==> flow/design.v <==
module cordic(
    input signed [29:0] i_angle,
    input i_clk,
    input i_rst,
    input i_start,
    output signed [29:0] o_sin,
    output signed [29:0] o_cos,
    output o_done
);
localparam WD_EXT = 28;
localparam WD_INT = 62;
localparam START_VAL = 64'h26dd3b6a10d79a00;
localparam max_i = 8'd62;
reg signed [WD_INT+1:0] x;
reg signed [WD_INT+1:0] y; 
reg signed [WD_INT+1:0] z; 
reg signed [WD_INT+1:0] angle;
reg done;
assign o_done = done;
assign o_sin = y[(WD_INT+1):(WD_INT-WD_EXT)];
assign o_cos = x[(WD_INT+1):(WD_INT-WD_EXT)];
reg [7:0] i;
reg [7:0] state;
localparam 
    s_rst = 8'b0,
    s_work = 8'b1;
wire [WD_INT+1:0] atan [WD_INT:0];
assign atan[0] = 	63'h3243f6a8885a3000;
assign atan[1] = 	63'h1dac670561bb4f00;
assign atan[2] = 	63'hfadbafc96406e80;
assign atan[3] = 	63'h7f56ea6ab0bdb80;
assign atan[4] = 	63'h3feab76e59fbd40;
assign atan[5] = 	63'h1ffd55bba976250;
assign atan[6] = 	63'hfffaaadddb94d8;
assign atan[7] = 	63'h7fff5556eeea5c;
assign atan[8] = 	63'h3fffeaaab7776e;
assign atan[9] = 	63'h1ffffd5555bbbc;
assign atan[10] = 	63'hfffffaaaaadde;
assign atan[11] = 	63'h7fffff555556e;
assign atan[12] = 	63'h3fffffeaaaaaa;
assign atan[13] = 	63'h1ffffffd55554;
assign atan[14] = 	63'hfffffffaaaaa;
assign atan[15] = 	63'h7fffffff5554;
assign atan[16] = 	63'h3fffffffeaaa;
assign atan[17] = 	63'h1ffffffffd54;
assign atan[18] = 	63'hfffffffffaa;
assign atan[19] = 	63'h7fffffffff4;
assign atan[20] = 	63'h3fffffffffe;
assign atan[21] = 	63'h1fffffffffe;
assign atan[22] = 	63'hfffffffffe;
assign atan[23] = 	63'h7ffffffffe;
assign atan[24] = 	63'h3ffffffffe;
assign atan[25] = 	63'h1ffffffffe;
assign atan[26] = 	63'hffffffffe;
assign atan[27] = 	63'h800000000;
assign atan[28] = 	63'h400000000;
assign atan[29] = 	63'h200000000;
assign atan[30] = 	63'h100000000;
assign atan[31] = 	63'h80000000;
assign atan[32] = 	63'h40000000;
assign atan[33] = 	63'h20000000;
assign atan[34] = 	63'h10000000;
assign atan[35] = 	63'h8000000;
assign atan[36] = 	63'h4000000;
assign atan[37] = 	63'h2000000;
assign atan[38] = 	63'h1000000;
assign atan[39] = 	63'h800000;
assign atan[40] = 	63'h400000;
assign atan[41] = 	63'h200000;
assign atan[42] = 	63'h100000;
assign atan[43] = 	63'h80000;
assign atan[44] = 	63'h40000;
assign atan[45] = 	63'h20000;
assign atan[46] = 	63'h10000;
assign atan[47] = 	63'h8000;
assign atan[48] = 	63'h4000;
assign atan[49] = 	63'h2000;
assign atan[50] = 	63'h1000;
assign atan[51] = 	63'h800;
assign atan[52] = 	63'h400;
assign atan[53] = 	63'h200;
assign atan[54] = 	63'h100;
assign atan[55] = 	63'h80;
assign atan[56] = 	63'h40;
assign atan[57] = 	63'h20;
assign atan[58] = 	63'h10;
assign atan[59] = 	63'h8;
assign atan[60] = 	63'h4;
assign atan[61] = 	63'h2;
assign atan[62] = 	63'h1;
always @(posedge i_clk) begin
    if(i_rst) begin
        x <= 0;
        y <= 0;
        done <= 0;
        i <= 0;
        state <= s_rst;
    end
    else begin
        case (state)
            s_rst: begin
                if(i_start) begin
                    angle <= i_angle <<< (WD_INT-WD_EXT);
                    state <= s_work;
                    i <= 0;
                    x <= START_VAL;
                    y <= 0;
                    z <= 0;
                    done <= 0;
                end
            end
            s_work: begin
                if (z<=angle) begin
                    z <= z + atan[i];
                    x <= x - (y>>>i);
                    y <= y + (x>>>i);
                end
                else begin
                    z <= z - atan[i];
                    x <= x + (y>>>i);
                    y <= y - (x>>>i);
                end
                i <= i+1;
                if(i == max_i) begin
                    done <= 1'b1;
                    state <= s_rst;
                end
            end
        endcase
    end
end
endmodule
# From RTL to reports: cordic
# Each step is given for the RTL above and for the edited RTL.
# Lines under "orig" count in the file above, lines under "edited" in the edited file.
# "diff" is "edited" less "orig", of the values as shown; "change_rel_pct" is that difference over "orig", in percent.
# Operators: Yosys type, input widths -> output width; for muxes data width and select width s.
# Library cell names are shortened.
# A cell with - has no value.
dict set report design {
  design {cordic}
  clk_port {i_clk}
  lib {sky130hd}
  lib_corner {tt_025C_1v80}
}

# The edit
# Unified diff, file above to edited file.
# This change comes from a script, not from a designer. The edited design behaves differently; no optimisation was intended.
# begin of diff
@@ -111,5 +111,5 @@
             end
             s_work: begin
-                if (z<=angle) begin
+                if (z>angle) begin
                     z <= z + atan[i];
                     x <= x - (y>>>i);
# end of diff

# Word level
# Yosys after proc, flatten, opt, wreduce and memory -nomap, before mapping. Memory bits, and registers merged into a memory's read port (data or address), are not among the register bits. Print and check cells are not counted. Equal cells are merged and count once.
# element orig edited diff change_rel_pct
set word_totals {}
lappend word_totals {reg_bits 239 239 0 0.00}
lappend word_totals {latchBits 0 0 0 -}
lappend word_totals {mem_bits_rw 0 0 0 -}
lappend word_totals {mem_bits_ro 0 0 0 -}
lappend word_totals {clocked_rd_ports_x_width 0 0 0 -}
lappend word_totals {n_memories 0 0 0 -}
lappend word_totals {out_inout_bits 61 61 0 0.00}
# element orig edited diff change_rel_pct
set classes {}
lappend classes {addsub 7 7 0 0.00}
lappend classes {n_mul 0 0 0 -}
lappend classes {n_div 0 0 0 -}
lappend classes {n_cmp 1 1 0 0.00}
lappend classes {equal 66 66 0 0.00}
lappend classes {n_shift 2 2 0 0.00}
lappend classes {muxes 23 23 0 0.00}
lappend classes {logic 1 1 0 0.00}
lappend classes {n_reduce_logical 7 7 0 0.00}
# op orig edited diff change_rel_pct
set ops {}
lappend ops {{$le 64x64->1} 1 0 -1 -100.00}
lappend ops {{$gt 64x64->1} 0 1 1 -}
# Operator kinds equal on both sides are left out: 26.

# Depth
# Yosys ltp: most cells in a row. Word level: on the elaborated netlist, between registers, memories and ports. Mapped: between sequential cells and ports; inverters and the memories' decode and read muxes count.
# element orig edited diff change_rel_pct
set depth {}
lappend depth {ltp_word 8 8 0 0.00}
lappend depth {ABC_AREA 0 0 - -}
lappend depth {depth_mapped 39 42 3 7.69}
lappend depth {mapped_depth_nobuf 31 34 3 9.68}

# Netlist
# Yosys stat after the flow's synthesis: flattened, memories mapped to cells. It holds for the ABC_AREA given above (unset counts as 0); a run with the other value may have another netlist.
# cell orig edited diff change_rel_pct
set types {}
lappend types {a22oi_1 100 149 49 49.00}
lappend types {o21ai_0 296 262 -34 -11.49}
lappend types {a21o_1 134 165 31 23.13}
lappend types {nor3_1 151 125 -26 -17.22}
lappend types {mux4_2 19 40 21 110.53}
lappend types {o22ai_1 108 89 -19 -17.59}
lappend types {nand4_1 44 63 19 43.18}
lappend types {nand3_1 131 114 -17 -12.98}
lappend types {and2_1 47 31 -16 -34.04}
lappend types {nor4_1 52 37 -15 -28.85}
lappend types {a211oi_1 65 51 -14 -21.54}
lappend types {a22o_1 33 19 -14 -42.42}
lappend types {a2111oi_0 21 8 -13 -61.90}
lappend types {xor2_1 151 139 -12 -7.95}
lappend types {mux2i_1 88 100 12 13.64}
lappend types {and3_1 49 61 12 24.49}
lappend types {a21oi_1 356 367 11 3.09}
lappend types {inv_1 110 99 -11 -10.00}
# Cell types equal on both sides are left out: 15.
# The list need not be complete.
# element orig edited diff change_rel_pct
set synth_totals {}
lappend synth_totals {stdcells 4699 4688 -11 -0.23}
lappend synth_totals {yosys_area_um2 34569.4 34956.0 386.6 1.12}
lappend synth_totals {sequential_area_um2 5605.4 5605.4 0.0 0.00}
lappend synth_totals {ff_cells 233 233 0 0.00}
lappend synth_totals {n_buf 344 360 16 4.65}

# Timing after synthesis
# OpenSTA on the mapped netlist: ideal clock, no wires. The path of least setup slack (recovery checks aside). Input and output delay are each 20% of the period. Register names are those of the netlist, which keeps one name where synthesis merged equal registers.
# element orig edited diff change_rel_pct
set synth_path {}
lappend synth_path {path_type reg-to-reg reg-to-reg - -}
lappend synth_path {startpoint {reg i[0]} {reg i[0]} - -}
lappend synth_path {endpoint {reg z[56]} {reg z[62]} - -}
lappend synth_path {tclk_ns 11.0 11.0 0.0 0.00}
lappend synth_path {setup_ns 0.266 0.266 0.000 -}
lappend synth_path {t_first_pin_ns 0.000 0.000 0.000 -}
lappend synth_path {t_arrival_ns 7.474 8.129 0.655 8.76}
lappend synth_path {slack_ns 3.260 2.605 -0.655 -}
lappend synth_path {path_delay_ns 7.740 8.395 0.655 8.46}
lappend synth_path {stages 37 41 4 10.81}
lappend synth_path {synth_period_reached_ns 7.74 8.395 0.655 8.46}
# "path_delay_ns" = arrival - input delay + setup time.
# "stages" counts driving pins, that of a launching flip-flop among them; a cell with two outputs on the path counts twice.
# "synth_period_reached_ns" is the clock period less the worst setup slack; recovery checks do not enter. This is arithmetic on one report: input and output delays are still those of the set period (20% each).
# Between the ends stands the longest chain of elaborated cells between them, by number of cells; it is not shown to be the way that was timed. Of several equally long chains one is given.
# Each line given opens the expression or statement behind the cell; cells for indexed reads and writes are added by Yosys, which also makes memories of some case tables.
# At most two assigning lines are given for a register; there are more.
dict set report synth_between_orig {
  path_cell_list {dfxtp_1 -> buf_6 -> buf_8 -> buf_8 -> buf_8 -> buf_6 -> buf_6 -> buf_8 -> inv_1 -> ha_1 -> or2_2 -> nand3_1 -> nand2_1 -> a2111oi_0 -> and4b_1 -> and3_1 -> nand3_1 -> nor3_1 -> and2_1 -> nand2_1 -> o21ai_0 -> xnor2_1 -> ha_1 -> a21o_1 -> a21o_1 -> a31oi_1 -> o211ai_1 -> a21o_1 -> a221oi_1 -> a41oi_1 -> a21oi_1 -> o21ai_0 -> a211o_1 -> a31o_2 -> a221oi_1 -> xor2_1 -> nor2_1}
  elab_chain_cells 8
  cone_cells 74
  cone_classes {2 x add/sub; 62 x eq/ne; 9 x mux; 1 x reduce/logical}
}
# element line
set synth_rtl_orig {}
lappend synth_rtl_orig {{from (decl)} 22} ;# reg [7:0] i;
lappend synth_rtl_orig {{from (assign)} 96} ;# i <= 0;
lappend synth_rtl_orig {{from (assign)} 123} ;# i <= i+1;
lappend synth_rtl_orig {{$eq 6x6->1} 119} ;# z <= z - atan[i];
lappend synth_rtl_orig {{$pmux 64 s63} 119}
lappend synth_rtl_orig {{$mux 64} 113} ;# if (z<=angle) begin
lappend synth_rtl_orig {{$mux 64} 100} ;# case (state)
lappend synth_rtl_orig {{$mux 64} 92} ;# if(i_rst) begin
lappend synth_rtl_orig {{$sub 64x64->64} 119}
lappend synth_rtl_orig {{$mux 64} 113}
lappend synth_rtl_orig {{$pmux 64 s2} 100}
lappend synth_rtl_orig {{to (assign)} 114} ;# z <= z + atan[i];
lappend synth_rtl_orig {{to (assign)} 119}
lappend synth_rtl_orig {{to (decl)} 16} ;# reg signed [WD_INT+1:0] z;
dict set report synth_between_edited {
  path_cell_list {dfxtp_1 -> buf_2 -> buf_6 -> buf_6 -> buf_4 -> buf_4 -> buf_2 -> buf_2 -> inv_1 -> ha_1 -> clkbuf_1 -> nor2_1 -> nor3_2 -> a21oi_2 -> a21bo_2 -> a311oi_1 -> ha_1 -> nand3_1 -> [5 not listed] -> nand2_1 -> or4_4 -> o31ai_4 -> buf_8 -> xnor2_1 -> ha_1 -> clkbuf_1 -> a21o_1 -> a21oi_1 -> nand2_1 -> a211o_1 -> a31oi_1 -> o21ai_0 -> a31oi_1 -> o21ai_0 -> a221oi_1 -> xor2_1 -> nor2_1}
  elab_chain_cells 8
  cone_cells 74
  cone_classes {2 x add/sub; 62 x eq/ne; 9 x mux; 1 x reduce/logical}
}
# element line
set synth_rtl_edited {}
lappend synth_rtl_edited {{from (decl)} 22} ;# reg [7:0] i;
lappend synth_rtl_edited {{from (assign)} 96} ;# i <= 0;
lappend synth_rtl_edited {{from (assign)} 123} ;# i <= i+1;
lappend synth_rtl_edited {{$eq 6x6->1} 119} ;# z <= z - atan[i];
lappend synth_rtl_edited {{$pmux 64 s63} 119}
lappend synth_rtl_edited {{$mux 64} 113} ;# if (z>angle) begin
lappend synth_rtl_edited {{$mux 64} 100} ;# case (state)
lappend synth_rtl_edited {{$mux 64} 92} ;# if(i_rst) begin
lappend synth_rtl_edited {{$sub 64x64->64} 119}
lappend synth_rtl_edited {{$mux 64} 113}
lappend synth_rtl_edited {{$pmux 64 s2} 100}
lappend synth_rtl_edited {{to (assign)} 114} ;# z <= z + atan[i];
lappend synth_rtl_edited {{to (assign)} 119}
lappend synth_rtl_edited {{to (decl)} 16} ;# reg signed [WD_INT+1:0] z;

# Timing after layout
# Path of least setup slack in the final report of the runs of pair 1 (OpenROAD, finished layout, wires in). Where an end is a register, its clock arrival counts in the times.
# element orig edited diff change_rel_pct
set layout_path {}
lappend layout_path {path_type reg-to-reg reg-to-reg - -}
lappend layout_path {startpoint {reg i[0]} {reg i[1]} - -}
lappend layout_path {endpoint {reg z[56]} {reg y[63]} - -}
lappend layout_path {tclk_ns 10.4 10.4 0.0 0.00}
lappend layout_path {setup_ns 0.27 0.08 -0.19 -}
lappend layout_path {t_first_pin_ns 0.59 0.61 0.02 3.39}
lappend layout_path {t_arrival_ns 10.16 9.86 -0.30 -2.95}
lappend layout_path {slack_ns 0.56 1.06 0.50 -}
lappend layout_path {stages 32 28 -4 -12.50}
# Between the ends stands the longest chain of elaborated cells between them, by number of cells; it is not shown to be the way that was timed. Of several equally long chains one is given.
# At most two assigning lines are given for a register; there are more.
dict set report layout_between_orig {
  path_cell_list {dfxtp_4 -> inv_1 -> ha_1 -> nor4_1 -> o22a_1 -> a21oi_1 -> or3b_1 -> a311oi_1 -> o2111a_1 -> inv_1 -> nand3_1 -> or4_1 -> nor4_1 -> a41oi_1 -> xnor2_1 -> ha_1 -> a21o_1 -> a21oi_1 -> o21bai_1 -> a21oi_1 -> nor2_1 -> a221oi_1 -> a41oi_1 -> a21oi_1 -> buf_4 -> o21ai_0 -> buf_4 -> a211o_1 -> a31o_2 -> a221oi_1 -> xor2_1 -> nor2_1}
  elab_chain_cells 8
  cone_cells 74
  cone_classes {2 x add/sub; 62 x eq/ne; 9 x mux; 1 x reduce/logical}
}
# element line
set layout_rtl_orig {}
lappend layout_rtl_orig {{from (decl)} 22} ;# reg [7:0] i;
lappend layout_rtl_orig {{from (assign)} 96} ;# i <= 0;
lappend layout_rtl_orig {{from (assign)} 123} ;# i <= i+1;
lappend layout_rtl_orig {{$eq 6x6->1} 119} ;# z <= z - atan[i];
lappend layout_rtl_orig {{$pmux 64 s63} 119}
lappend layout_rtl_orig {{$mux 64} 113} ;# if (z<=angle) begin
lappend layout_rtl_orig {{$mux 64} 100} ;# case (state)
lappend layout_rtl_orig {{$mux 64} 92} ;# if(i_rst) begin
lappend layout_rtl_orig {{$sub 64x64->64} 119}
lappend layout_rtl_orig {{$mux 64} 113}
lappend layout_rtl_orig {{$pmux 64 s2} 100}
lappend layout_rtl_orig {{to (assign)} 114} ;# z <= z + atan[i];
lappend layout_rtl_orig {{to (assign)} 119}
lappend layout_rtl_orig {{to (decl)} 16} ;# reg signed [WD_INT+1:0] z;
dict set report layout_between_edited {
  path_cell_list {dfxtp_2 -> nor3b_4 -> buf_4 -> a22oi_1 -> and3_1 -> mux4_2 -> o2bb2ai_1 -> o21ba_2 -> and4bb_1 -> nor4b_4 -> and2_2 -> nand3_2 -> or3_1 -> a21oi_1 -> nor2b_1 -> o221ai_1 -> a22oi_1 -> ha_1 -> nand2_1 -> nor3_1 -> o2111ai_1 -> nand3_1 -> a31oi_1 -> o31a_1 -> o21bai_1 -> and4_1 -> nand4_1 -> o211ai_1}
  elab_chain_cells 4
  cone_cells 5
  cone_classes {2 x add/sub; 1 x shift; 2 x mux}
}
# element line
set layout_rtl_edited {}
lappend layout_rtl_edited {{from (decl)} 22} ;# reg [7:0] i;
lappend layout_rtl_edited {{from (assign)} 96} ;# i <= 0;
lappend layout_rtl_edited {{from (assign)} 123} ;# i <= i+1;
lappend layout_rtl_edited {{$sshr 64x8->64} 121} ;# y <= y - (x>>>i);
lappend layout_rtl_edited {{$sub 64x64->64} 121}
lappend layout_rtl_edited {{$mux 64} 113} ;# if (z>angle) begin
lappend layout_rtl_edited {{$pmux 64 s2} 100} ;# case (state)
lappend layout_rtl_edited {{to (assign)} 116} ;# y <= y + (x>>>i);
lappend layout_rtl_edited {{to (assign)} 121}
lappend layout_rtl_edited {{to (decl)} 15} ;# reg signed [WD_INT+1:0] y;

# Flow runs
# Both versions went through the flow (Yosys, OpenROAD) with the same settings in each pair. Constraints: input delay and output delay 20% of the set period each, output load 0.01 pF.
dict set report flow_settings_pair_1 {
  CORE_UTILIZATION 40
  period_ns 10.4
  CAP_MARGIN 20
  CORE_MARGIN 2
  SLEW_MARGIN 20
}
# element orig edited diff change_rel_pct
set measured_pair_1 {}
lappend measured_pair_1 {synthArea_um2 34569.4 34956.0 386.6 1.12}
lappend measured_pair_1 {die_footprint_um2 88792.1 89772.1 980.0 1.10}
lappend measured_pair_1 {stdcell_area_um2 37981.4 37669.9 -311.5 -0.82}
lappend measured_pair_1 {finalUtil_frac 0.445 0.434 -0.011 -}
lappend measured_pair_1 {fin_ws_ns 0.564 1.063 0.499 -}
lappend measured_pair_1 {timing.setup.tns_ns 0.000 0.000 0.000 -}
lappend measured_pair_1 {ws_hold_ns 0.529 0.496 -0.033 -}
lappend measured_pair_1 {fin_power_uw 7587 8015 428 5.64}
lappend measured_pair_1 {period_less_ws_ns 9.836 9.337 -0.499 -5.07}
dict set report flow_settings_pair_2 {
  CELL_PAD_IN_SITES_DETAIL_PLACEMENT 1
  CORE_UTILIZATION 17
  CTS_CLUSTER_SIZE 100
  MAX_ROUTING_LAYER {met4}
  PLACE_DENSITY_LB_ADDON 0.24
  SLEW_MARGIN 0
  period_ns 14.1
  CAP_MARGIN 20
  CORE_MARGIN 2
}
# element orig edited diff change_rel_pct
set measured_pair_2 {}
lappend measured_pair_2 {synthArea_um2 34569.4 34956.0 386.6 1.12}
lappend measured_pair_2 {die_footprint_um2 206970.0 209265.0 2295.0 1.11}
lappend measured_pair_2 {stdcell_area_um2 39326.5 39599.2 272.7 0.69}
lappend measured_pair_2 {finalUtil_frac 0.195 0.194 -0.001 -}
lappend measured_pair_2 {fin_ws_ns 4.038 3.448 -0.590 -}
lappend measured_pair_2 {timing.setup.tns_ns 0.000 0.000 0.000 -}
lappend measured_pair_2 {ws_hold_ns 0.529 0.489 -0.040 -}
lappend measured_pair_2 {fin_power_uw 5772 6283 511 8.85}
lappend measured_pair_2 {period_less_ws_ns 10.062 10.652 0.590 5.86}
# "period_less_ws_ns" = clock period - worst setup slack. The figure is calculated, with input and output delays left at 20% of the set period.
# "fin_power_uw" is the tool's figure for a default switching activity; nothing was simulated.
